==> flow/design.v <==
`timescale 1ns / 100ps
module Cordic(clk,rst,phase_step,xin,yin,xout,yout);
parameter IN_WIDTH	= 16; 
parameter EXTRA_BITS	= 6; 
localparam WI			= IN_WIDTH;
localparam WXY			= IN_WIDTH+EXTRA_BITS; 
localparam STG			= WXY; 
input clk;
input rst; 
input signed  [31:0]    phase_step; 
input signed  [WI-1:0]  xin,yin;
output signed [WXY-1:0] xout,yout;
wire signed [31:0] atan_table [0:31];
                 assign atan_table[00] = 32'b0010_0000_0000_0000_0000_0000_0000_0000;
						assign atan_table[01] = 32'b0001_0010_1110_0100_0000_0101_0001_1110;
						assign atan_table[02] = 32'b0000_1001_1111_1011_0011_1000_0101_1011;
						assign atan_table[03] = 32'b0000_0101_0001_0001_0001_0001_1101_0100;
						assign atan_table[04] = 32'b0000_0010_1000_1011_0000_1101_0100_0011;
						assign atan_table[05] = 32'b0000_0001_0100_0101_1101_0111_1110_0001;
						assign atan_table[06] = 32'b0000_0000_1010_0010_1111_0110_0001_1110;
						assign atan_table[07] = 32'b0000_0000_0101_0001_0111_1100_0101_0101;
						assign atan_table[08] = 32'b0000_0000_0010_1000_1011_1110_0101_0011;
						assign atan_table[09] = 32'b0000_0000_0001_0100_0101_1111_0010_1111;
						assign atan_table[10] = 32'b0000_0000_0000_1010_0010_1111_1001_1000;
						assign atan_table[11] = 32'b0000_0000_0000_0101_0001_0111_1100_1100;
						assign atan_table[12] = 32'b0000_0000_0000_0010_1000_1011_1110_0110;
						assign atan_table[13] = 32'b0000_0000_0000_0001_0100_0101_1111_0011;
						assign atan_table[14] = 32'b0000_0000_0000_0000_1010_0010_1111_1010;
						assign atan_table[15] = 32'b0000_0000_0000_0000_0101_0001_0111_1101;
						assign atan_table[16] = 32'b0000_0000_0000_0000_0010_1000_1011_1110;
						assign atan_table[17] = 32'b0000_0000_0000_0000_0001_0100_0101_1111;
						assign atan_table[18] = 32'b0000_0000_0000_0000_0000_1010_0011_0000;
						assign atan_table[19] = 32'b0000_0000_0000_0000_0000_0101_0001_1000;
						assign atan_table[20] = 32'b0000_0000_0000_0000_0000_0010_1000_1100;
						assign atan_table[21] = 32'b0000_0000_0000_0000_0000_0001_0100_0110;
						assign atan_table[22] = 32'b0000_0000_0000_0000_0000_0000_1010_0011;
						assign atan_table[23] = 32'b0000_0000_0000_0000_0000_0000_0101_0001;
						assign atan_table[24] = 32'b0000_0000_0000_0000_0000_0000_0010_1001;
						assign atan_table[25] = 32'b0000_0000_0000_0000_0000_0000_0001_0100;
						assign atan_table[26] = 32'b0000_0000_0000_0000_0000_0000_0000_1010;
						assign atan_table[27] = 32'b0000_0000_0000_0000_0000_0000_0000_0101;
						assign atan_table[28] = 32'b0000_0000_0000_0000_0000_0000_0000_0011;
						assign atan_table[29] = 32'b0000_0000_0000_0000_0000_0000_0000_0010;
						assign atan_table[30] = 32'b0000_0000_0000_0000_0000_0000_0000_0001;
						assign atan_table[31] = 32'b0000_0000_0000_0000_0000_0000_0000_0000;
reg signed [WXY-1:0] X [0:STG-1];
reg signed [WXY-1:0] Y [0:STG-1];
reg signed [31:0]    Z [0:STG-1]; 
reg [31:0] phase_acc;
wire [1:0]  quadrant = phase_acc [31:30]; 
wire signed [WI-1:0] nxin,nyin;
assign nxin = -xin;
assign nyin = -yin;
always @(posedge clk)
	begin
		case(quadrant)
			2'b00,2'b11: 
				begin  
					X[0] <= {xin[WI-1],xin}<<{EXTRA_BITS-1};
					Y[0] <= {yin[WI-1],yin}<<{EXTRA_BITS-1};
					Z[0] <= phase_acc ;
				end
			2'b01:
				begin
					X[0] <= {nyin[WI-1],nyin}<<{EXTRA_BITS-1};
					Y[0] <= {xin[WI-1],xin}<<{EXTRA_BITS-1};
					Z[0] <= {2'b00,phase_acc[29:0]}; 
				end
			2'b10:
				begin
					X[0] <= {yin[WI-1],yin}<<{EXTRA_BITS-1};
					Y[0] <= {nxin[WI-1],nxin}<<{EXTRA_BITS-1};
					Z[0] <= {2'b11,phase_acc[29:0]};
				end
			default:;
		endcase
		if(rst) phase_acc<=32'd0; else phase_acc<=phase_acc+phase_step;
	end
genvar i;
generate
	for(i=0;i<(STG-1);i=i+1)
	begin:ITERATION
	wire z_sign;
	wire signed [WXY-1:0] x_shr,y_shr;
	assign x_shr=X[i]>>>i;
	assign y_shr=Y[i]>>>i;
	assign z_sign=Z[i][31];
	always @ (posedge clk)
			begin
				X[i+1] <= z_sign?(X[i]+y_shr):(X[i]-y_shr);
				Y[i+1] <= z_sign?(Y[i]-x_shr):(Y[i]+x_shr);
				Z[i+1] <= z_sign?(Z[i]+atan_table[i]):(Z[i]-atan_table[i]);
				end
	end
endgenerate
assign xout	=	X[STG-1];
assign yout	=	Y[STG-1];
endmodule
-- Reports on Cordic
What the tools print for Cordic, step after step.
Line numbers count from 1 in the design file above.
Library cell names are shortened.
The mark - stands for no value.
- top module: Cordic
- clock input: clk
- standard-cell library: sky130hd
- timing corner: tt_025C_1v80

-- Elaborated design
Counts by Yosys on the flattened word-level netlist (proc, flatten, opt, wreduce). Print and check cells are left out. Cells with the same type and inputs are merged into one.
- register bits after elaboration: 1672
- input bits at 66
- output and inout bits at 44
- elaborated cells at 262
- noted add/sub/neg operators: 126
- eq/ne operators at 3
- mux-type cells at 65
- reductions and logical operators at 2
- operator list (cell ; number):
    two-way mux 22 bit ; 42
    two-way mux 32 bit ; 20
    case mux 22 bit (select 3 bit) ; 2
    case mux 32 bit (select 3 bit) ; 1
    adder 22 x 10 -> 22 bit ; 2
    subtractor 22 x 10 -> 22 bit ; 2
    adder 22 x 11 -> 22 bit ; 2
    subtractor 22 x 11 -> 22 bit ; 2
    adder 22 x 12 -> 22 bit ; 2
    subtractor 22 x 12 -> 22 bit ; 2
    adder 22 x 13 -> 22 bit ; 2
    subtractor 22 x 13 -> 22 bit ; 2
    adder 22 x 14 -> 22 bit ; 2
    subtractor 22 x 14 -> 22 bit ; 2
    adder 22 x 15 -> 22 bit ; 2
    subtractor 22 x 15 -> 22 bit ; 2
    adder 22 x 16 -> 22 bit ; 2
    subtractor 22 x 16 -> 22 bit ; 2
    adder 22 x 17 -> 22 bit ; 2
    subtractor 22 x 17 -> 22 bit ; 2
    adder 22 x 18 -> 22 bit ; 2
    subtractor 22 x 18 -> 22 bit ; 2
    adder 22 x 19 -> 22 bit ; 2
    subtractor 22 x 19 -> 22 bit ; 2
    adder 22 x 2 -> 22 bit ; 2
    subtractor 22 x 2 -> 22 bit ; 2
    adder 22 x 20 -> 22 bit ; 2
    subtractor 22 x 20 -> 22 bit ; 2
Other operator kinds: 64; their cells: 83.

-- Longest topological paths
Depth = most cells in a row (Yosys ltp): at word level without a register or memory, in the mapped netlist without a sequential cell, where the memories' decode and read muxes count.
- noted depth after elaboration: 3
- noted ABC_AREA: 0
- depth in mapped cells: 20
- depth with buffers taken out: 19

-- After synthesis
The flow's flattened synthesis, as Yosys stat reports it; memories are mapped. The netlist is that of the ABC_AREA named above (0 if unset); the other value can give another one.
- cell types (cell ; number ; area in all (µm²)):
    dfxtp_1 ; 1598 ; 3.2E+04
    ha_1 ; 1596 ; 2E+04
    xnor2_1 ; 1120 ; 9.81E+03
    a21oi_1 ; 1338 ; 6.7E+03
    a21o_1 ; 623 ; 4.68E+03
    xor2_1 ; 516 ; 4.52E+03
    nor2_1 ; 930 ; 3.49E+03
    o21ai_0 ; 596 ; 2.98E+03
    inv_1 ; 645 ; 2.42E+03
    nand2_1 ; 588 ; 2.21E+03
    o21a_1 ; 214 ; 1.61E+03
    nor3_1 ; 303 ; 1.52E+03
    o21bai_1 ; 194 ; 1.46E+03
    nand2b_1 ; 199 ; 1.24E+03
    fa_1 ; 59 ; 1.18E+03
    nor2b_1 ; 189 ; 1.18E+03
    nand3_1 ; 208 ; 1.04E+03
    a211oi_1 ; 97 ; 728.198
Not listed: further types 78, cells in them 1565.
- cell count: 12578
- synthesis area at 110134.4 µm²
- noted sequential area: 31990.7 µm²
- mapped flip-flops: 1598
- buffer cells at 177

-- Worst setup path after synthesis
OpenSTA on the mapped netlist: ideal clock, no wires. The path of least setup slack (recovery checks aside). Input and output delay are each 20% of the period. Register names are those of the netlist, which keeps one name where synthesis merged equal registers.
- kind: flip-flop to flip-flop
- start: register Z[17][31]
- end: register X[18][20]
- clock period: 5000 ps
- setup time: 72 ps
- launch time at the first pin at 0 ps
- noted data arrival time: 4121 ps
- data required time: 4928 ps
- slack at 807 ps
- noted path delay: 4193 ps
- driving pins on the path: 17
- path buffers at 2
- noted synthesis period reached: 4193 ps
"path delay" = arrival - input delay + setup time.
"driving pins on the path": output pins that drive a net of the path, with the launching flip-flop's if there is one; two outputs of one cell count as two.
"synthesis period reached" is the clock period less the worst setup slack; recovery checks do not enter. This is arithmetic on one report: input and output delays are still those of the set period (20% each).
The rows between start and end are the longest chain of elaborated cells between them; the timing report does not say that the signal goes this way. Where chains are equally long, one stands for them.
A line is the first line of the expression or statement that the cell stems from. Yosys adds cells for indexed reads and writes and turns some case tables into memories.
- cell sequence: dfxtp_1 > clkbuf_1 > inv_1 > clkbuf_1 > nor2_1 > a21oi_1 > ha_1 > a21o_1 > a21o_1 > a21o_1 > o311ai_2 > a21oi_1 > o31a_1 > a311o_1 > a31o_1 > a21oi_1 > xnor2_1
- length of the longest elaborated chain: 1
- noted elaborated cells between the ends (all ways): 1
- RTL lines with such cells: 1
- classes of those cells: mux (1)
- RTL lines, path after synthesis (what ; line ; text):
    start, declared ; 48 ; reg signed [31:0]    Z [0:STG-1];
    start, assigned ; 92 ; Z[i+1] <= z_sign?(Z[i]+atan_table[i]):(Z[i]-atan_table[i]);
    two-way mux 22 bit ; 90 ; X[i+1] <= z_sign?(X[i]+y_shr):(X[i]-y_shr);
    end, assigned ; 90 ;
    end, declared ; 46 ; reg signed [WXY-1:0] X [0:STG-1];

-- Timing after layout
From the final timing report of run 2: the path of least setup slack in the routed layout; clock arrival at registers is part of the times.
The report prints the path's times to 10 ps; the period is as set.
- kind: flip-flop to flip-flop
- start: register Z[3][31]
- end: register Z[4][31]
- clock period: 5000 ps
- setup time: 180 ps
- launch time at the first pin at 930 ps
- noted data arrival time: 5310 ps
- data required time: 5740 ps
- slack at 430 ps
- driving pins on the path: 14
- path buffers at 1
The rows between start and end are the longest chain of elaborated cells between them; the timing report does not say that the signal goes this way. Where chains are equally long, one stands for them.
- cell sequence: dfxtp_2 > inv_1 > buf_4 > ha_1 > a21oi_1 > nand2_1 > a21oi_1 > o31ai_2 > a221o_1 > a311o_1 > a211oi_2 > nor2_1 > a221o_1 > a21oi_2
- length of the longest elaborated chain: 2
- noted elaborated cells between the ends (all ways): 3
- RTL lines with such cells: 1
- classes of those cells: add/sub (2); mux (1)
- RTL lines, path after layout (what ; line ; text):
    start, declared ; 48 ; reg signed [31:0]    Z [0:STG-1];
    start, assigned ; 92 ; Z[i+1] <= z_sign?(Z[i]+atan_table[i]):(Z[i]-atan_table[i]);
    subtractor 32 x 28 -> 32 bit ; 92 ;
    two-way mux 32 bit ; 92 ;
    end, assigned ; 92 ;
    end, declared ; 48 ;

Hand-over note for Cordic

Below are 3 stored runs of the flow (Yosys, OpenROAD; platform sky130hd) on Cordic, each with its settings and what was measured, unordered. Constraints: input delay and output delay 20% of the set period each, output load 0.01 pF.
"period achieved" means the clock period less the worst setup slack. The figure is calculated, with input and output delays left at 20% of the set period.
"time used up by the worst setup path" means the part of the period allowed to the worst setup path (the constraints hold back 20% at inputs and 20% at outputs) less its slack; where the path has registers, the arrival times of their clocks count too.
"time used up by the worst setup path" is given in steps of 10 ps.

Run 1
Settings were CELL_PAD_IN_SITES_DETAIL_PLACEMENT = 1; CELL_PAD_IN_SITES_GLOBAL_PLACEMENT = 1; CORE_ASPECT_RATIO = 0.85; CORE_UTILIZATION = 65; CTS_CLUSTER_DIAMETER = 183; CTS_CLUSTER_SIZE = 95; GPL_ROUTABILITY_DRIVEN = 1; PLACE_DENSITY_LB_ADDON = 0.18; SETUP_SLACK_MARGIN = 1.06; SLEW_MARGIN = 40; TNS_END_PERCENT = 65; period_ns = 5.81; CAP_MARGIN = 20; CORE_MARGIN = 2
- no results, routing failed with ODB-0269

Run 2
Settings were ABC_AREA = 0; CORE_ASPECT_RATIO = 0.89; CORE_MARGIN = 3; CORE_UTILIZATION = 30; GPL_TIMING_DRIVEN = 1; MAX_ROUTING_LAYER = met4; MIN_ROUTING_LAYER = met2; PLACE_DENSITY = 0.38; period_ns = 5.0; CAP_MARGIN = 20; SLEW_MARGIN = 20
- area of the synthesized netlist: 110134.4 µm²
- noted the time used up by the worst setup path: 4570 ps
- critical path kind: flip-flop to flip-flop
- standard-cell area after layout at 124726.0 µm²
- period achieved: 4569 ps
- utilization after layout at 0.342
- noted the worst setup slack after layout: 431 ps
- worst-case hold slack: 325 ps
- die area: 374432.0 µm²
- total negative setup slack: 0 ps

Run 3
Settings were CORE_MARGIN = 3; CORE_UTILIZATION = 40; GPL_TIMING_DRIVEN = 0; period_ns = 5.0; CAP_MARGIN = 20; SLEW_MARGIN = 20
- area of the synthesized netlist: 110134.4 µm²
- noted the time used up by the worst setup path: 4820 ps
- critical path kind: flip-flop to flip-flop
- standard-cell area after layout at 122404.0 µm²
- period achieved: 4820 ps
- utilization after layout at 0.447
- noted the worst setup slack after layout: 180 ps
- worst-case hold slack: 312 ps
- die area: 281669.0 µm²
- total negative setup slack: 0 ps

End of note.
